==> flow/design.v <==
module debounc_1 (
	clk,
	n_rst,
	din,
	dout
);
parameter T_20MS = 15'd20_000;  
input clk;
input n_rst;
input din;
output dout;
reg [14:0] cnt;
wire cnt_restart;
reg din_d1;
always @(posedge clk or negedge n_rst)
	if(!n_rst) begin
		din_d1 <= 1'b0;
	end
	else begin
		din_d1 <= din;
	end
assign cnt_restart = (din != din_d1)? 1'b1 : 1'b0;
always @(posedge clk or negedge n_rst)
	if(!n_rst) begin
		cnt <= 15'h0000;
	end
	else begin
		cnt <= (cnt_restart == 1'b1)? T_20MS :
			   (cnt > 15'h0000)? cnt - 15'h0001 : cnt;
	end
reg dout_rdy;
always @(posedge clk or negedge n_rst)
	if(!n_rst) begin
		dout_rdy <= 1'b0;
	end
	else begin
		dout_rdy <= ((cnt == 15'h0000) && (cnt_restart == 1'b0))? din : dout_rdy;
	end	
assign dout = dout_rdy;
endmodule
module debounc_2 (
	clk,
	n_rst,
	din,
	dout
);
parameter T_20MS = 15'd20_000;  
input clk;
input n_rst;
input din;
output dout;
reg [14:0] cnt;
wire cnt_restart;
reg din_d1;
always @(posedge clk or negedge n_rst)
	if(!n_rst) begin
		din_d1 <= 1'b0;
	end
	else begin
		din_d1 <= din;
	end
assign cnt_restart = (din != din_d1)? 1'b1 : 1'b0;
always @(posedge clk or negedge n_rst)
	if(!n_rst) begin
		cnt <= 15'h0000;
	end
	else begin
		 cnt <= ((cnt_restart == 1'b1) && (cnt == 15'h0000))? T_20MS :
            (cnt > 15'h0000)? cnt - 15'h0001 : cnt;
	end
reg dout_rdy;
always @(posedge clk or negedge n_rst)
   if(!n_rst) begin
      dout_rdy <= 1'b0;
   end
   else begin
      dout_rdy <= (cnt == T_20MS)? din_d1 : dout_rdy;
   end   assign dout = dout_rdy;
endmodule
module debounc_3 (
	clk,
	n_rst,
	din,
	dout
);
parameter T_20MS = 15'd20_000;  
input clk;
input n_rst;
input din;
output dout;
reg [14:0] cnt;
wire cnt_restart;
reg din_d1;
always @(posedge clk or negedge n_rst)
	if(!n_rst) begin
		din_d1 <= 1'b0;
	end
	else begin
		din_d1 <= din;
	end
assign cnt_restart = (din != din_d1)? 1'b1 : 1'b0;
always @(posedge clk or negedge n_rst)
	if(!n_rst) begin
		cnt <= 15'h0000;
	end
	else begin
		 cnt <= ((cnt_restart == 1'b1) && (cnt == 15'h0000))? T_20MS :
            (cnt > 15'h0000)? cnt - 15'h0001 : cnt;
	end
reg dout_rdy;
always @(posedge clk or negedge n_rst)
	if(!n_rst) begin
		dout_rdy <= 1'b0;
	end
	else begin
		dout_rdy <= ((cnt == 15'h0000) && (cnt_restart == 1'b0))? din : dout_rdy;
	end	
assign dout = dout_rdy;
endmodule
module edge_det_p(
    clk,
    n_rst,
    b0,
    b0_on
);
input clk;
input n_rst;
input b0;
output b0_on;
reg b0_d1;
reg b0_d2;
wire b0_on;
always @(posedge clk or negedge n_rst)  
if(!n_rst) begin
    b0_d1 <= 1'b0;
    b0_d2 <= 1'b0;
end
else begin
    b0_d1 <= b0;
    b0_d2 <= b0_d1;
end
assign b0_on = (b0_d1 && !b0_d2) ? 1'b1 : 1'b0;  
endmodule
module led(
  clk,
  n_rst,
  din,
  dout
  );
input clk;
input n_rst;
input din;
output reg dout;
parameter T_1S = 20'd1_000_000; 
reg [19:0] counter; 
reg din_prev; 
always @(posedge clk or negedge n_rst) begin
  if (!n_rst) begin
    counter <= 0;
    dout <= 0;
    din_prev <= 0;
  end 
  else begin
    if (din != din_prev) begin
      counter <= 0;  
      dout <= 1;  
    end 
    else if (counter >= T_1S) begin
      dout <= 0;
      counter <= counter;  
    end 
    else begin
      counter <= counter + 1;  
    end
    din_prev <= din;  
  end
end
endmodule
module doorlock_hdl(
  clk,
  n_rst,
  bt,
  btstar,
  led
);
input clk;
input n_rst;
input [9:0] bt;
input btstar;
output led;
parameter S_IDLE = 3'h0;
parameter S_FIRST = 3'h1;
parameter S_SEC = 3'h2;
parameter S_LAST = 3'h3;
parameter S_OPEN = 3'h4;
parameter S_FAKE = 3'h5;
wire bt_any;
reg [2:0] c_state, n_state;
always @(posedge clk or negedge n_rst)
  if(!n_rst) begin
    c_state <= S_IDLE;
  end
  else begin
    c_state <= n_state;
  end
assign bt_any = (bt == 10'h000)? 1'b0 : 1'b1;
always @(c_state or bt or btstar or bt_any)
  case (c_state)
    S_IDLE : begin
      n_state = (bt[1] == 1'b1)? S_FIRST : c_state;
    end
    S_FIRST : begin
      n_state = (bt[2] == 1'b1)? S_SEC : ((btstar == 1'b1) || (bt_any == 1'b1))? S_IDLE : c_state;
    end
    S_SEC : begin
      n_state = (bt[7] == 1'b1)? S_LAST : (btstar == 1'b1) ? S_IDLE : (bt_any == 1'b1) ? S_FAKE : c_state;
    end
    S_LAST : begin
      n_state = (btstar == 1'b1)? S_OPEN : (bt[7] == 1'b1) ? c_state : (bt_any == 1'b1)? S_FAKE : c_state;
    end
    S_OPEN : begin
      n_state = S_IDLE;
    end
    S_FAKE : begin
      n_state = (bt[7] == 1'b1) ? S_LAST : (btstar == 1'b1) ? S_IDLE : c_state;
    end
    default : begin
      n_state = S_IDLE;
    end
  endcase
assign led = (c_state == S_OPEN)? 1'b1 : 1'b0;
endmodule
module bd_if(
  clk,
  n_rst,
  bt_i,
  btstar_i,
  led_i,
  bt_o,
  btstar_o,
  led_o
  );
parameter T_1S = 20'd1_000_000;
parameter T_20MS = 15'd20_000;
input clk;
input n_rst;
input [9:0] bt_i;
input btstar_i;
input led_i;
output [9:0] bt_o;
output btstar_o;
output led_o;
wire [9:0] dwire;
debounc_1 #(.T_20MS(T_20MS)) u_debounc0(
  .clk(clk),
  .n_rst(n_rst),
  .din(bt_i[0]),
  .dout(dwire[0])
);
edge_det_p u_edgedet_p0 (
  .clk(clk),
  .n_rst(n_rst),
  .b0(dwire[0]),
  .b0_on(bt_o[0])
  );
debounc_1 #(.T_20MS(T_20MS)) u_debounc1(
  .clk(clk),
  .n_rst(n_rst),
  .din(bt_i[1]),
  .dout(dwire[1])
);
edge_det_p u_edgedet_p1 (
  .clk(clk),
  .n_rst(n_rst),
  .b0(dwire[1]),
  .b0_on(bt_o[1])
  );
debounc_2 #(.T_20MS(T_20MS)) u_debounc2(
  .clk(clk),
  .n_rst(n_rst),
  .din(bt_i[2]),
  .dout(dwire[2])
);
edge_det_p u_edgedet_p2 (
  .clk(clk),
  .n_rst(n_rst),
  .b0(dwire[2]),
  .b0_on(bt_o[2])
  );
debounc_2 #(.T_20MS(T_20MS)) u_debounc3(
  .clk(clk),
  .n_rst(n_rst),
  .din(bt_i[3]),
  .dout(dwire[3])
);
edge_det_p u_edgedet_p3 (
  .clk(clk),
  .n_rst(n_rst),
  .b0(dwire[3]),
  .b0_on(bt_o[3])
  );
debounc_2 #(.T_20MS(T_20MS)) u_debounc4(
  .clk(clk),
  .n_rst(n_rst),
  .din(bt_i[4]),
  .dout(dwire[4])
);
edge_det_p u_edgedet_p4 (
  .clk(clk),
  .n_rst(n_rst),
  .b0(dwire[4]),
  .b0_on(bt_o[4])
  );
debounc_2 #(.T_20MS(T_20MS)) u_debounc5(
  .clk(clk),
  .n_rst(n_rst),
  .din(bt_i[5]),
  .dout(dwire[5])
);
edge_det_p u_edgedet_p5 (
  .clk(clk),
  .n_rst(n_rst),
  .b0(dwire[5]),
  .b0_on(bt_o[5])
  );
debounc_3 #(.T_20MS(T_20MS)) u_debounc6(
  .clk(clk),
  .n_rst(n_rst),
  .din(bt_i[6]),
  .dout(dwire[6])
);
edge_det_p u_edgedet_p6 (
  .clk(clk),
  .n_rst(n_rst),
  .b0(dwire[6]),
  .b0_on(bt_o[6])
  );
debounc_3 #(.T_20MS(T_20MS)) u_debounc7(
  .clk(clk),
  .n_rst(n_rst),
  .din(bt_i[7]),
  .dout(dwire[7])
);
edge_det_p u_edgedet_p7(
  .clk(clk),
  .n_rst(n_rst),
  .b0(dwire[7]),
  .b0_on(bt_o[7])
  );
debounc_3 #(.T_20MS(T_20MS)) u_debounc8(
  .clk(clk),
  .n_rst(n_rst),
  .din(bt_i[8]),
  .dout(dwire[8])
);
edge_det_p u_edgedet_p8 (
  .clk(clk),
  .n_rst(n_rst),
  .b0(dwire[8]),
  .b0_on(bt_o[8])
  );
debounc_3 #(.T_20MS(T_20MS)) u_debounc9(
  .clk(clk),
  .n_rst(n_rst),
  .din(bt_i[9]),
  .dout(dwire[9])
);
edge_det_p u_edgedet_p9 (
  .clk(clk),
  .n_rst(n_rst),
  .b0(dwire[9]),
  .b0_on(bt_o[9])
  );
edge_det_p u_edgedet_pstar (
  .clk(clk),
  .n_rst(n_rst),
  .b0(~btstar_i),
  .b0_on(btstar_o)
  );
led #(.T_1S(T_1S)) u_led(
  .clk(clk),
  .n_rst(n_rst),
  .din(led_i),
  .dout(led_o)
);
endmodule
module top(
	clk,
	n_rst,
	bt,
	btstar,
	led
);
parameter T_1S = 20'd1_000_000;  
parameter T_20MS = 15'd20_000;  
input clk;
input n_rst;
input [9:0] bt;
input btstar;
output led;
wire [9:0] bt_w;
wire btstar_w;
wire led_w;
bd_if #(
	.T_1S(T_1S),
	.T_20MS(T_20MS)
) u_bd_if(
    .clk(clk),
    .n_rst(n_rst),
    .bt_i(bt),
    .btstar_i(btstar),
    .led_i(led_w),
    .bt_o(bt_w),
    .btstar_o(btstar_w),
    .led_o(led)
);
doorlock_hdl u_doorlock(
    .clk(clk),
    .n_rst(n_rst),
    .bt(bt_w),
    .btstar(btstar_w),
    .led(led_w)
);
endmodule
* Reports on top
What the tools print for top, step after step. Lines are those of the file above, counted from 1. Operators carry their Yosys type and port widths (W data, S select, Z words). Library cell names are shortened. The mark n/a stands for no value.
Set-up: design top top, clock port clk, library sky130hd, library corner tt_025C_1v80

* Elaborated design
Source: Yosys, flattened and elaborated, memories not mapped. Widths are those after wreduce. Registers that Yosys merges into a memory's read port (data or address) are not register bits. Print and check cells do not count. Equal cells are merged and count once.
Operators by class: $add $sub $neg 11, reduce/logical cells 61, equal/unequal tests 25, bitwise gates (word level) 7, magnitude comparators 11, muxes and demuxes 58
Operators by type and width (number):
- $mux W15 | 20
- $sub A15 B1 Y15 const B | 10
- $gt A15 B1 Y1 const B | 10
- $logic_not A15 Y1 | 10
- $eq A15 B15 Y1 const B | 4
- $mux W20 | 2
- $mux W3 | 10
- $logic_and A1 B1 Y1 | 25
- $mux W1 | 25
- $reduce_bool A2 Y1 | 11
- $add A20 B1 Y20 const B | 1
- $ge A20 B20 Y1 const B | 1
- $pmux W3 S5 | 1
- $ne A1 B1 Y1 | 11
- $logic_not A1 Y1 | 11
- $logic_not A10 Y1 | 1
- $not A1 Y1 | 7
- $eq A3 B2 Y1 const B | 2
- $eq A3 B3 Y1 const B | 2
- $ne A3 B3 Y1 const B | 2
- $ne A2 B2 Y1 const B | 2
- $reduce_and A4 Y1 | 1
- $eq A3 B1 Y1 const B | 1
- $ne A3 B2 Y1 const B | 1
- $logic_not A3 Y1 | 1
- $logic_or A1 B1 Y1 | 1
Word-level totals: bits of input ports 13, output and inout bits 1, bits in registers 217, elaborated cells 229

* Longest topological paths
Longest topological path by Yosys (ltp), each cell counted once; first at word level (registers and memories cut), then after technology mapping (sequential cells cut; the memories' decode and read muxes count).
Logic depth: depth in word-level cells 9, ABC_AREA 0, depth in mapped cells 8, gate-level depth less buffers 7

* Mapped cells and area
The flow's flattened synthesis, as Yosys stat reports it; memories are mapped. The netlist is that of the ABC_AREA named above (0 if unset); the other value can give another one. The area totals of this step are shown rounded.
Cells by type:
- dfrtp_1 | number 219, total area 5.48E+03 um^2
- xnor2_1 | number 54, total area 472.954 um^2
- nor2_1 | number 113, total area 424.157 um^2
- nand2_1 | number 92, total area 345.331 um^2
- xor2_1 | number 37, total area 324.061 um^2
- a21oi_1 | number 52, total area 260.25 um^2
- nor3_1 | number 49, total area 245.235 um^2
- o21ai_0 | number 49, total area 245.235 um^2
- nand3_1 | number 43, total area 215.206 um^2
- ha_1 | number 16, total area 200.192 um^2
- nor4_1 | number 31, total area 193.936 um^2
- inv_1 | number 48, total area 180.173 um^2
- a211oi_1 | number 17, total area 127.622 um^2
- or4_1 | number 17, total area 127.622 um^2
- nand4_1 | number 20, total area 125.12 um^2
- mux2i_1 | number 12, total area 120.115 um^2
- nor4b_1 | number 11, total area 96.342 um^2
- mux2_2 | number 8, total area 90.086 um^2
Other cell types: 42; their cells: 144.
Synthesis totals: mapped cells 1032, sequential area 0.005507 mm^2, buffers 9, flip-flops 220, synthesis area 0.01036 mm^2
By module: a second synthesis without flattening, with its own total; a netlist apart from the flattened one above.
Second synthesis, totals: cell total of the unflattened synthesis 1054, area total of the unflattened synthesis 0.0114 mm^2
Rows give one instance, submodules left out.
By module:
- debounc_2 #(T_20MS=20000) | sequential area 0.0004254 mm^2, instances 4, area 0.0009134 mm^2, cells 82
- debounc_3 #(T_20MS=20000) | sequential area 0.0004254 mm^2, instances 4, area 0.0008934 mm^2, cells 84
- debounc_1 #(T_20MS=20000) | sequential area 0.0004254 mm^2, instances 2, area 0.0009884 mm^2, cells 100
- led #(T_1S=1000000) | sequential area 0.0005505 mm^2, instances 1, area 0.001191 mm^2, cells 130
- edge_det_p | sequential area 0.00005 mm^2, instances 11, area 0.0000638 mm^2, cells 3
- doorlock_hdl | sequential area 0.0001514 mm^2, instances 1, area 0.0002978 mm^2, cells 26
- bd_if #(T_1S=1000000, T_20MS=20000) | sequential area 0 mm^2, instances 1, area 0.0000038 mm^2, cells 1
- top | sequential area 0 mm^2, instances 1, area 0 mm^2, cells 0

* Path before layout
OpenSTA on the mapped netlist: ideal clock, no wires. The path of least setup slack (recovery checks aside). Input and output delay are each 20% of the period. Register names are those of the netlist, which keeps one name where synthesis merged equal registers.
Timing path post-synthesis: path type input -> register, start input port bt[3], end register u_bd_if.u_debounc3.cnt[10], time at the first pin 2000 ps, data required time 9875 ps, clock period 10000 ps, data arrival time 2868 ps, path buffers 0, library setup time 125 ps, external input delay 2000 ps, slack 7007 ps, stages 4, delay of the path 993 ps, period reached after synthesis 2993 ps
"delay of the path" = arrival - input delay + setup time. "stages" counts driving pins, that of a launching flip-flop among them; a cell with two outputs on the path counts twice. "period reached after synthesis" is the clock period less the worst setup slack; recovery checks do not enter. This is arithmetic on one report: input and output delays are still those of the set period (20% each). The rows between start and end are the longest chain of elaborated cells between them; the timing report does not say that the signal goes this way. Where chains are equally long, one stands for them. A line is the first line of the expression or statement that the cell stems from. Yosys adds cells for indexed reads and writes and turns some case tables into memories.
Between the ends, post-synthesis: cells stage by stage xor2_1 > nor4b_1 > nor2_1 > mux2_2, cells in the longest elaborated chain 4, elaborated cells between the ends (all ways) 5, RTL lines with such cells 2, classes of those cells eq/ne (1); mux (2); reduce/logical (2)
Ends and longest elaborated chain, post-synthesis:
- start, declared | RTL line 398 | input [9:0] bt;
- $ne A1 B1 Y1 | RTL line 62 | assign cnt_restart = (din != din_d1)? 1'b1 : 1'b0;
- $mux W1 | RTL line 62
- $logic_and A1 B1 Y1 | RTL line 68 | cnt <= ((cnt_restart == 1'b1) && (cnt == 15'h0000))? T_20MS :
- $mux W15 | RTL line 68
- end, assigned | RTL line 65 | cnt <= 15'h0000;
- end, assigned | RTL line 68
- end, declared | RTL line 52 | reg [14:0] cnt;

* Path in the finished layout
From the final timing report of run 1: the path of least setup slack in the routed layout; clock arrival at registers is part of the times. The path's times are printed in steps of 10 ps; the period is the one set.
Timing path after layout: path type register -> register, start register u_bd_if.u_debounc4.cnt[1], end register u_bd_if.u_debounc4.cnt[5], slack -20 ps, path buffers 0, time at the first pin 520 ps, data arrival time 2810 ps, data required time 2790 ps, library setup time 60 ps, clock period 2330 ps, stages 8
The rows between start and end are the longest chain of elaborated cells between them; the timing report does not say that the signal goes this way. Where chains are equally long, one stands for them.
Between the ends, after layout: cells stage by stage dfrtp_1 > inv_1 > ha_2 > or4b_4 > or4_4 > or4_4 > a211oi_2 > a21o_1, cells in the longest elaborated chain 3, elaborated cells between the ends (all ways) 7, RTL lines with such cells 2, classes of those cells add/sub (1); compare (1); mux (2); reduce/logical (3)
Ends and longest elaborated chain, after layout:
- start, declared | RTL line 52 | reg [14:0] cnt;
- start, assigned | RTL line 65 | cnt <= 15'h0000;
- start, assigned | RTL line 68 | cnt <= ((cnt_restart == 1'b1) && (cnt == 15'h0000))? T_20MS :
- $sub A15 B1 Y15 | RTL line 69 | (cnt > 15'h0000)? cnt - 15'h0001 : cnt;
- $mux W15 | RTL line 69
- $mux W15 | RTL line 68
- end, assigned | RTL line 65
- end, assigned | RTL line 68
- end, declared | RTL line 52

Add stored flow runs of top

Settings and measured results of 4 stored flow runs for module top (sky130hd), not sorted in any way. The constraints put input and output delay at 20% of the set period each and load the outputs with 0.01 pF.
By "critical setup path time" is meant the share of the clock period that the worst setup path is allowed (20% is reserved at inputs, 20% at outputs), minus its slack. Clock arrival times at its registers enter into it.
"critical setup path time" is known to 10 ps.
The results are shown rounded.

* Run 1 | settings: CAP_MARGIN 10; HOLD_SLACK_MARGIN -0.01; MAX_ROUTING_LAYER met5; period_ns 2.33; CORE_MARGIN 2; CORE_UTILIZATION 40; SLEW_MARGIN 20 | results: worst setup slack after layout -21 ps; area of the die 0.02722 mm^2; utilization 49.1 %; synthesis area 0.01036 mm^2; critical setup path time 2350 ps; worst setup path type register -> register
* Run 2 | settings: CELL_PAD_IN_SITES_DETAIL_PLACEMENT 1; CORE_MARGIN 2; CORE_UTILIZATION 53; CTS_CLUSTER_DIAMETER 55; PLACE_DENSITY 0.48; SETUP_SLACK_MARGIN 0.3; TNS_END_PERCENT 90; period_ns 4.16; CAP_MARGIN 20; SLEW_MARGIN 20 | results: worst setup slack after layout 1269 ps; area of the die 0.02069 mm^2; utilization 60.8 %; synthesis area 0.01036 mm^2; critical setup path time 2890 ps; worst setup path type register -> register
* Run 3 | settings: ABC_AREA 1; CAP_MARGIN 5; CELL_PAD_IN_SITES_GLOBAL_PLACEMENT 3; CORE_MARGIN 6; CORE_UTILIZATION 62; CTS_CLUSTER_SIZE 24; GPL_TIMING_DRIVEN 1; HOLD_SLACK_MARGIN -0.01; MAX_ROUTING_LAYER met5; MIN_ROUTING_LAYER met2; SETUP_SLACK_MARGIN 0.24; SLEW_MARGIN 15; period_ns 5.39 | stopped before the end: placement reported GPL-0301
* Run 4 | settings: SETUP_SLACK_MARGIN -0.18; period_ns 3.44; CAP_MARGIN 20; CORE_MARGIN 2; CORE_UTILIZATION 40; SLEW_MARGIN 20 | results: worst setup slack after layout 640 ps; area of the die 0.02722 mm^2; utilization 46.8 %; synthesis area 0.01036 mm^2; critical setup path time 2800 ps; worst setup path type register -> register
